==> flow/design.v <==
module sync_fifo (
    input  wire        clk,
    input  wire        reset,
    input  wire        FIFO_WR_EN,
    input  wire        FIFO_RD_EN,
    input  wire [31:0] write_data,
    output reg  [31:0] read_data,
    output wire        FIFO_FULL,
    output wire        FIFO_EMPTY
);
    localparam DEPTH      = 16;
    localparam ADDR_WIDTH = 4;            
    localparam PTR_WIDTH  = ADDR_WIDTH + 1;  
    reg [31:0] mem [0:DEPTH-1];
    reg [PTR_WIDTH-1:0] wr_ptr;    
    reg [PTR_WIDTH-1:0] rd_ptr;
    wire [ADDR_WIDTH-1:0] wr_addr = wr_ptr[ADDR_WIDTH-1:0];
    wire [ADDR_WIDTH-1:0] rd_addr = rd_ptr[ADDR_WIDTH-1:0];
    assign FIFO_EMPTY = (wr_ptr == rd_ptr);
    assign FIFO_FULL =
        (wr_addr == rd_addr) && (wr_ptr[PTR_WIDTH-1] != rd_ptr[PTR_WIDTH-1]);
    always @(posedge clk or posedge reset) begin
        if (reset) begin
            wr_ptr <= 0;
        end else begin
            if (FIFO_WR_EN && !FIFO_FULL) begin
                mem[wr_addr] <= write_data;
                wr_ptr <= wr_ptr + 1;        
            end
        end
    end
    always @(posedge clk or posedge reset) begin
        if (reset) begin
            rd_ptr <= 0;
            read_data <= 0;
        end else begin
            if (FIFO_RD_EN && !FIFO_EMPTY) begin
                read_data <= mem[rd_addr];
                rd_ptr <= rd_ptr + 1;        
            end
        end
    end
endmodule
`timescale 1ns / 1ps
module dma_controller(
    input wire clk,
    input wire reset,
    input wire trigger,
    input wire [4:0] length,
    input wire [31:0] source_address,
    input wire [31:0] destination_add,
    input wire ARREADY,
    input wire [31:0] RDATA,
    input wire RVALID,
    input wire AWREADY,
    input wire WREADY,
    input wire BVALID,
    output reg done,
    output reg [31:0] ARADDR,
    output reg ARVALID,
    output reg RREADY,
    output reg [31:0] AWADDR,
    output reg AWVALID,
    output reg [31:0] WDATA,
    output reg WVALID,
    output reg BREADY
);
    localparam READ_IDLE = 2'b00;
    localparam READ_INIT = 2'b01;
    localparam READ_WAIT = 2'b10;
    localparam READ_DATA = 2'b11;
    localparam WRITE_IDLE = 3'b000;
    localparam WRITE_WAIT = 3'b001;
    localparam WRITE_DATA = 3'b010;
    localparam WRITE_AW_HANDSHAKE = 3'b011;
    localparam WRITE_W_HANDSHAKE = 3'b100;
    localparam WRITE_RESP = 3'b101;
    localparam WRITE_STALL = 3'b110;
    reg [1:0] read_state;
    reg [2:0] write_state;
    reg [4:0] read_count, write_count;
    reg [31:0] current_read_addr, current_write_addr;
    reg [2:0] xfer_words;    
    reg fifo_write_en, fifo_read_en;
    wire fifo_full, fifo_empty;
    wire [31:0] fifo_read_data;
    reg [31:0] fifo_write_data;
    wire read_done, write_done;
    sync_fifo fifo (
        .clk(clk),
        .reset(reset),
        .FIFO_RD_EN(fifo_read_en),
        .FIFO_WR_EN(fifo_write_en),
        .write_data(fifo_write_data),
        .read_data(fifo_read_data),
        .FIFO_FULL(fifo_full),
        .FIFO_EMPTY(fifo_empty)
    );
    assign read_done = (read_count == xfer_words) && !(xfer_words == 0);
    assign write_done = (write_count == xfer_words) && !(xfer_words == 0);
    always @(posedge clk or posedge reset) begin
        if (reset) begin
            done <= 0;
        end
        else if (read_state == READ_IDLE && trigger) begin
            done <= 0;
        end
        else begin
            done <= read_done && write_done;
        end
    end    
    always @(posedge clk or posedge reset) begin
        if (reset) begin
            read_state <= READ_IDLE;
            read_count <= 0;
            xfer_words <= 0;
            ARADDR <= 0;
            ARVALID <= 0;
            RREADY <= 1;
            fifo_write_en <= 0;
        end else begin
            case (read_state)
                READ_IDLE: begin
                    ARADDR <= 0;
                    ARVALID <= 0;
                    if (trigger) begin
                        read_count <= 0;
                        xfer_words <= length[4:2];
                        current_read_addr <= source_address;
                        read_state <= READ_INIT;
                    end    
                end
                READ_INIT: begin
                    fifo_write_en <= 0;
                    if (read_count == xfer_words) begin    
                        read_state <= READ_IDLE;
                    end
                    else if (!fifo_full) begin
                        ARADDR <= current_read_addr;
                        ARVALID <= 1;
                        read_state <= READ_WAIT;
                    end
                end
                READ_WAIT: begin
                    if (ARREADY && ARVALID) begin
                        ARVALID <= 0;
                        read_state <= READ_DATA;
                    end
                end
                READ_DATA: begin
                    if (RVALID && RREADY) begin
                        fifo_write_en <= 1;
                        fifo_write_data <= RDATA;
                        read_count <= read_count + 1;
                        current_read_addr <= current_read_addr + 4;                 
                        read_state <= READ_INIT;
                    end    
                end                      
                default: read_state <= READ_IDLE;
            endcase
        end
    end
    always @(posedge clk or posedge reset) begin
        if (reset) begin
            write_state <= WRITE_IDLE;
            write_count <= 0;
            AWADDR <= 32'b0;            
            WDATA <= 32'b0;            
            AWVALID <= 0;
            WVALID <= 0;
            BREADY <= 1;
            fifo_read_en <= 0;
        end 
        else begin
            case (write_state)
                WRITE_IDLE: begin
                    AWADDR <= 32'b0;
                    WDATA <= 32'b0;
                    AWVALID <= 0;
                    WVALID <= 0;
                    if(!fifo_empty) begin
                        write_count <= 0;
                        current_write_addr <= destination_add;
                        fifo_read_en <= 1;
                        write_state <= WRITE_WAIT;
                    end
                    else if (trigger && read_state == READ_IDLE) begin
                        write_count <= 0;
                    end
                end
                WRITE_WAIT: begin
                    fifo_read_en <= 0;
                    if (write_count == xfer_words) begin   
                        write_state <= WRITE_IDLE;
                    end    
                    else begin
                        write_state <= WRITE_DATA;
                    end
                end
                WRITE_DATA: begin
                        AWADDR <= current_write_addr;
                        AWVALID <= 1;
                        WDATA <= fifo_read_data;
                        WVALID <= 1;
                        write_state <= WRITE_AW_HANDSHAKE;
                end
                WRITE_AW_HANDSHAKE: begin
                    if(AWVALID && AWREADY) begin
                        AWVALID <= 0;
                        write_state <= WRITE_W_HANDSHAKE;
                    end
                end
                WRITE_W_HANDSHAKE: begin
                    if(WVALID && WREADY) begin
                        WVALID <= 0;
                        write_state <= WRITE_RESP;
                    end
                end
                WRITE_RESP: begin
                    if(BVALID && BREADY) begin
                        write_count <= write_count + 1;
                        current_write_addr <= current_write_addr + 4;
                        if (!fifo_empty) begin
                            fifo_read_en <= 1;
                            write_state <= WRITE_WAIT;
                        end
                        else begin
                            write_state <= WRITE_STALL;
                        end
                    end
                end
                WRITE_STALL: begin
                    if (write_count == xfer_words) begin
                        write_state <= WRITE_IDLE;
                    end
                    else if (!fifo_empty) begin
                        fifo_read_en <= 1;
                        write_state <= WRITE_WAIT;
                    end
                end
                default: write_state <= WRITE_WAIT;
            endcase 
        end
    end
endmodule  
# ---- From RTL to reports: dma_controller
# What the tools print for dma_controller, step after step.
# Lines are those of the file above, counted from 1.
# Cell names lack the library's common part.
# The mark -- stands for no value.
dict set report inputs {
  top_module {dma_controller}
  clock {clk}
  lib {sky130hd}
  corner {tt_025C_1v80}
}

# ---- Word-level counts
# Source: Yosys, flattened and elaborated. Widths are those after wreduce. Registers that Yosys merges into a memory's read port (data or address) are not register bits. Print and check cells do not count. Equal cells are merged and count once.
dict set report word_totals {
  ff_bits 770
  inputBits 109
  output_inout_bits 102
  word_cells 205
}
dict set report classes {
  n_addsub 6
  n_eq 56
  mux 48
  bitwise 1
  reduce_logical 58
}
# operator count
set op_table {}
lappend op_table {{32-bit case mux with 16-bit select} 1}
lappend op_table {{32-bit case mux with 2-bit select} 5}
lappend op_table {{32-bit two-way mux} 6}
lappend op_table {{3-bit AND reduction} 22}
lappend op_table {{32-bit by 3-bit adder with 32-bit output with constant B} 2}
lappend op_table {{4-bit == test with constant B} 16}
lappend op_table {{4-bit by 3-bit == test with 1-bit output with constant B} 8}
lappend op_table {{5-bit two-way mux} 5}
lappend op_table {{3-bit case mux with 7-bit select} 1}
lappend op_table {{2-bit != test with constant B} 10}
lappend op_table {{5-bit by 1-bit adder with 5-bit output with constant B} 4}
lappend op_table {{5-bit case mux with 2-bit select} 2}
lappend op_table {{3-bit two-way mux} 6}
lappend op_table {{4-bit by 2-bit == test with 1-bit output with constant B} 4}
lappend op_table {{4-bit AND reduction} 3}
lappend op_table {{2-bit two-way mux} 6}
lappend op_table {{1-bit logical AND} 10}
lappend op_table {{2-bit nonzero test} 5}
lappend op_table {{5-bit by 3-bit == test with 1-bit output} 2}
lappend op_table {{1-bit two-way mux} 10}
lappend op_table {{3-bit == test with constant B} 3}
lappend op_table {{3-bit nonzero test} 3}
lappend op_table {{1-bit case mux with 3-bit select} 3}
lappend op_table {{2-bit AND reduction} 4}
lappend op_table {{4-bit by 1-bit == test with 1-bit output with constant B} 2}
lappend op_table {{4-bit zero test} 2}
lappend op_table {{4-bit nonzero test} 2}
lappend op_table {{2-bit case mux with 4-bit select} 1}
# Not listed: further kinds 15, cells in them 21.

# ---- Logic depth
# Depth = most cells in a row (Yosys ltp): at word level without a register or memory, in the mapped netlist without a sequential cell, where the memories' decode and read muxes count.
dict set report logic_depth {
  word_depth 5
  abc_area 0
  ltp_mapped 10
  depth_no_buf 7
}

# ---- Netlist
# The flow's flattened synthesis, as Yosys stat reports it; memories are mapped. The netlist is that of the ABC_AREA named above (0 if unset); the other value can give another one.
# Totals and module areas in this step are rounded.
# cell count type_area_um2
set by_type {}
lappend by_type {edfxtp_1 608 1.83E+04}
lappend by_type {dfrtp_1 166 4.15E+03}
lappend by_type {nand2_1 226 848.314}
lappend by_type {a21oi_1 123 615.59}
lappend by_type {nor2_1 133 499.229}
lappend by_type {mux2i_1 47 470.451}
lappend by_type {a22oi_1 62 465.446}
lappend by_type {o21ai_0 86 430.413}
lappend by_type {xnor2_1 43 376.611}
lappend by_type {a221oi_1 42 367.853}
lappend by_type {a22o_1 40 350.336}
lappend by_type {clkbuf_1 91 341.578}
lappend by_type {xor2_1 35 306.544}
lappend by_type {nand2b_1 48 300.288}
lappend by_type {nand3_1 59 295.283}
lappend by_type {o21ai_1 45 225.216}
lappend by_type {nand4_1 28 175.168}
lappend by_type {a222oi_1 15 150.144}
# Not listed: further types 55, cells in them 348.
dict set report synth_totals {
  stdcells 2245
  area_um2 31200
  sequential_area_um2 22500
  flip_flops 776
  n_buf 147
}
# By module: a second synthesis without flattening, with its own total; a netlist apart from the flattened one above.
dict set report hier_totals {
  hier_cells 2175
  hier_area_um2 31000
}
# Rows give one instance, submodules left out.
# module n_inst cells mod_area_um2 mod_seq_area_um2
set by_module {}
lappend by_module {sync_fifo 1 1316 21100 16400}
lappend by_module {dma_controller 1 859 9810 6040}

# ---- Worst setup path after synthesis
# OpenSTA on the mapped netlist: ideal clock, no wires. The path of least setup slack (recovery checks aside). Input and output delay are each 20% of the period. Register names are those of the netlist, which keeps one name where synthesis merged equal registers.
dict set report synth_timing {
  path_kind {input to register}
  startpoint {in reset}
  endpoint {reg fifo.mem[12][0]}
  tclk_ns 4.0
  in_delay_ns 0.800
  arrival_time_ns 6.427
  path_slack_ns -2.849
  path_delay_ns 6.048
  stages 3
  n_path_buf 0
  period_less_setup_slack_ns 6.849
}
# "path_delay_ns" = arrival - input delay + setup time.
# "stages" counts driving pins, that of a launching flip-flop among them; a cell with two outputs on the path counts twice.
# "period_less_setup_slack_ns" is the clock period less the worst setup slack; recovery checks do not enter. This is arithmetic on one report: input and output delays are still those of the set period (20% each).
# The rows between start and end are the longest chain of elaborated cells between them; the timing report does not say that the signal goes this way. Where chains are equally long, one stands for them.
# A line is the first line of the expression or statement that the cell stems from. Yosys adds cells for indexed reads and writes and turns some case tables into memories.
dict set report synth_between {
  path_cell_list {inv_1 -> nand3_1 -> nor2_1}
  elab_chain_len 2
}
# item line
set synth_lines {}
lappend synth_lines {{from (decl)} 47} ;# input wire reset,
lappend synth_lines {{1-bit NOT} --}
lappend synth_lines {{3-bit AND reduction} --}
lappend synth_lines {{to (assign)} 27} ;# mem[wr_addr] <= write_data;
lappend synth_lines {{to (decl)} 14} ;# reg [31:0] mem [0:DEPTH-1];

# ---- Timing after layout
# From the final timing report of flow run 1: the path of least setup slack in the routed layout; clock arrival at registers is part of the times.
dict set report layout_timing {
  path_kind {register to register}
  startpoint {reg fifo.rd_ptr[3]}
  endpoint {reg fifo.mem[11][28]}
  tclk_ns 4.0
  arrival_time_ns 3.33
  path_slack_ns 0.91
  stages 7
  n_path_buf 1
}
# The rows between start and end are the longest chain of elaborated cells between them; the timing report does not say that the signal goes this way. Where chains are equally long, one stands for them.
dict set report layout_between {
  path_cell_list {dfrtp_4 -> xnor2_1 -> and4_1 -> a21boi_2 -> nand2_1 -> nor2_4 -> buf_4}
  elab_chain_len 5
}
# item line
set layout_lines {}
lappend layout_lines {{from (decl)} 16} ;# reg [PTR_WIDTH-1:0] rd_ptr;
lappend layout_lines {{from (assign)} 34} ;# rd_ptr <= 0;
lappend layout_lines {{from (assign)} 39} ;# rd_ptr <= rd_ptr + 1;
lappend layout_lines {{4-bit == test} 21} ;# (wr_addr == rd_addr) && (wr_ptr[PTR_WIDTH-1] != rd_ptr[PTR_WIDTH-1]);
lappend layout_lines {{1-bit logical AND} 21}
lappend layout_lines {{1-bit zero test} 26} ;# if (FIFO_WR_EN && !FIFO_FULL) begin
lappend layout_lines {{1-bit logical AND} 26}
lappend layout_lines {{3-bit AND reduction} --}
lappend layout_lines {{to (assign)} 27} ;# mem[wr_addr] <= write_data;
lappend layout_lines {{to (decl)} 14} ;# reg [31:0] mem [0:DEPTH-1];

# Top module dma_controller; platform sky130hd; tools Yosys and OpenROAD; 4 stored runs in no particular order. Input and output delays are each 20% of the period that was set; the output load is 0.01 pF.
# "achievedPeriod_ns" is the run's clock period less its worst setup slack. It is reckoned from that one timing run; input and output delays stay at 20% of the period that was set.
# "timing.worst_path_ns" = time allowed to the worst setup path (clock period - input delay - output delay, where it has them) - its slack; a late launch clock adds to it, a late capture clock takes from it.
# "power.total_w": no workload was simulated; the value follows from the tool's default switching activity.
# The results are shown rounded.
run="flow run 1" settings CORE_MARGIN=10 CORE_UTILIZATION=40 MAX_ROUTING_LAYER="met4" TNS_END_PERCENT=70 period_ns=4.0 CAP_MARGIN=20 SLEW_MARGIN=20
run="flow run 1" results synthesis_area_um2=31200 dieArea_um2=89500 post_route_stdcell_area_um2=37300 util_pct=48.2 final_setup_ws_ns=0.910 tns_setup_ns=0.000 worst_hold_slack_ns=0.456 power.total_w=0.0245 achievedPeriod_ns=3.090 timing.worst_path_ns=3.09 worstPathKind="register to register"
run="flow run 2" settings CELL_PAD_IN_SITES_DETAIL_PLACEMENT=0 CORE_ASPECT_RATIO=1.74 CORE_MARGIN=10 CORE_UTILIZATION=29 CTS_CLUSTER_DIAMETER=184 CTS_CLUSTER_SIZE=48 GPL_ROUTABILITY_DRIVEN=0 MAX_ROUTING_LAYER="met4" SLEW_MARGIN=15 TNS_END_PERCENT=40 period_ns=3.2 CAP_MARGIN=20
run="flow run 2" results synthesis_area_um2=31200 dieArea_um2=121000 post_route_stdcell_area_um2=36100 util_pct=33.8 final_setup_ws_ns=0.465 tns_setup_ns=0.000 worst_hold_slack_ns=0.471 power.total_w=0.0258 achievedPeriod_ns=2.735 timing.worst_path_ns=2.74 worstPathKind="register to register"
run="flow run 3" settings CELL_PAD_IN_SITES_GLOBAL_PLACEMENT=2 CORE_MARGIN=10 CORE_UTILIZATION=24 CTS_CLUSTER_DIAMETER=245 GPL_ROUTABILITY_DRIVEN=0 MAX_ROUTING_LAYER="met4" MIN_ROUTING_LAYER="met2" PLACE_DENSITY_LB_ADDON=0.12 SLEW_MARGIN=35 TNS_END_PERCENT=60 period_ns=3.52 CAP_MARGIN=20
run="flow run 3" results synthesis_area_um2=31200 dieArea_um2=145000 post_route_stdcell_area_um2=39100 util_pct=30.2 final_setup_ws_ns=0.517 tns_setup_ns=0.000 worst_hold_slack_ns=0.452 power.total_w=0.0307 achievedPeriod_ns=3.003 timing.worst_path_ns=3.00 worstPathKind="register to register"
run="flow run 4" settings CORE_UTILIZATION=40 period_ns=2.88 CAP_MARGIN=20 CORE_MARGIN=2 SLEW_MARGIN=20
run="flow run 4" results synthesis_area_um2=31200 dieArea_um2=80200 post_route_stdcell_area_um2=37800 util_pct=48.9 final_setup_ws_ns=0.276 tns_setup_ns=0.000 worst_hold_slack_ns=0.454 power.total_w=0.0344 achievedPeriod_ns=2.604 timing.worst_path_ns=2.60 worstPathKind="register to register"
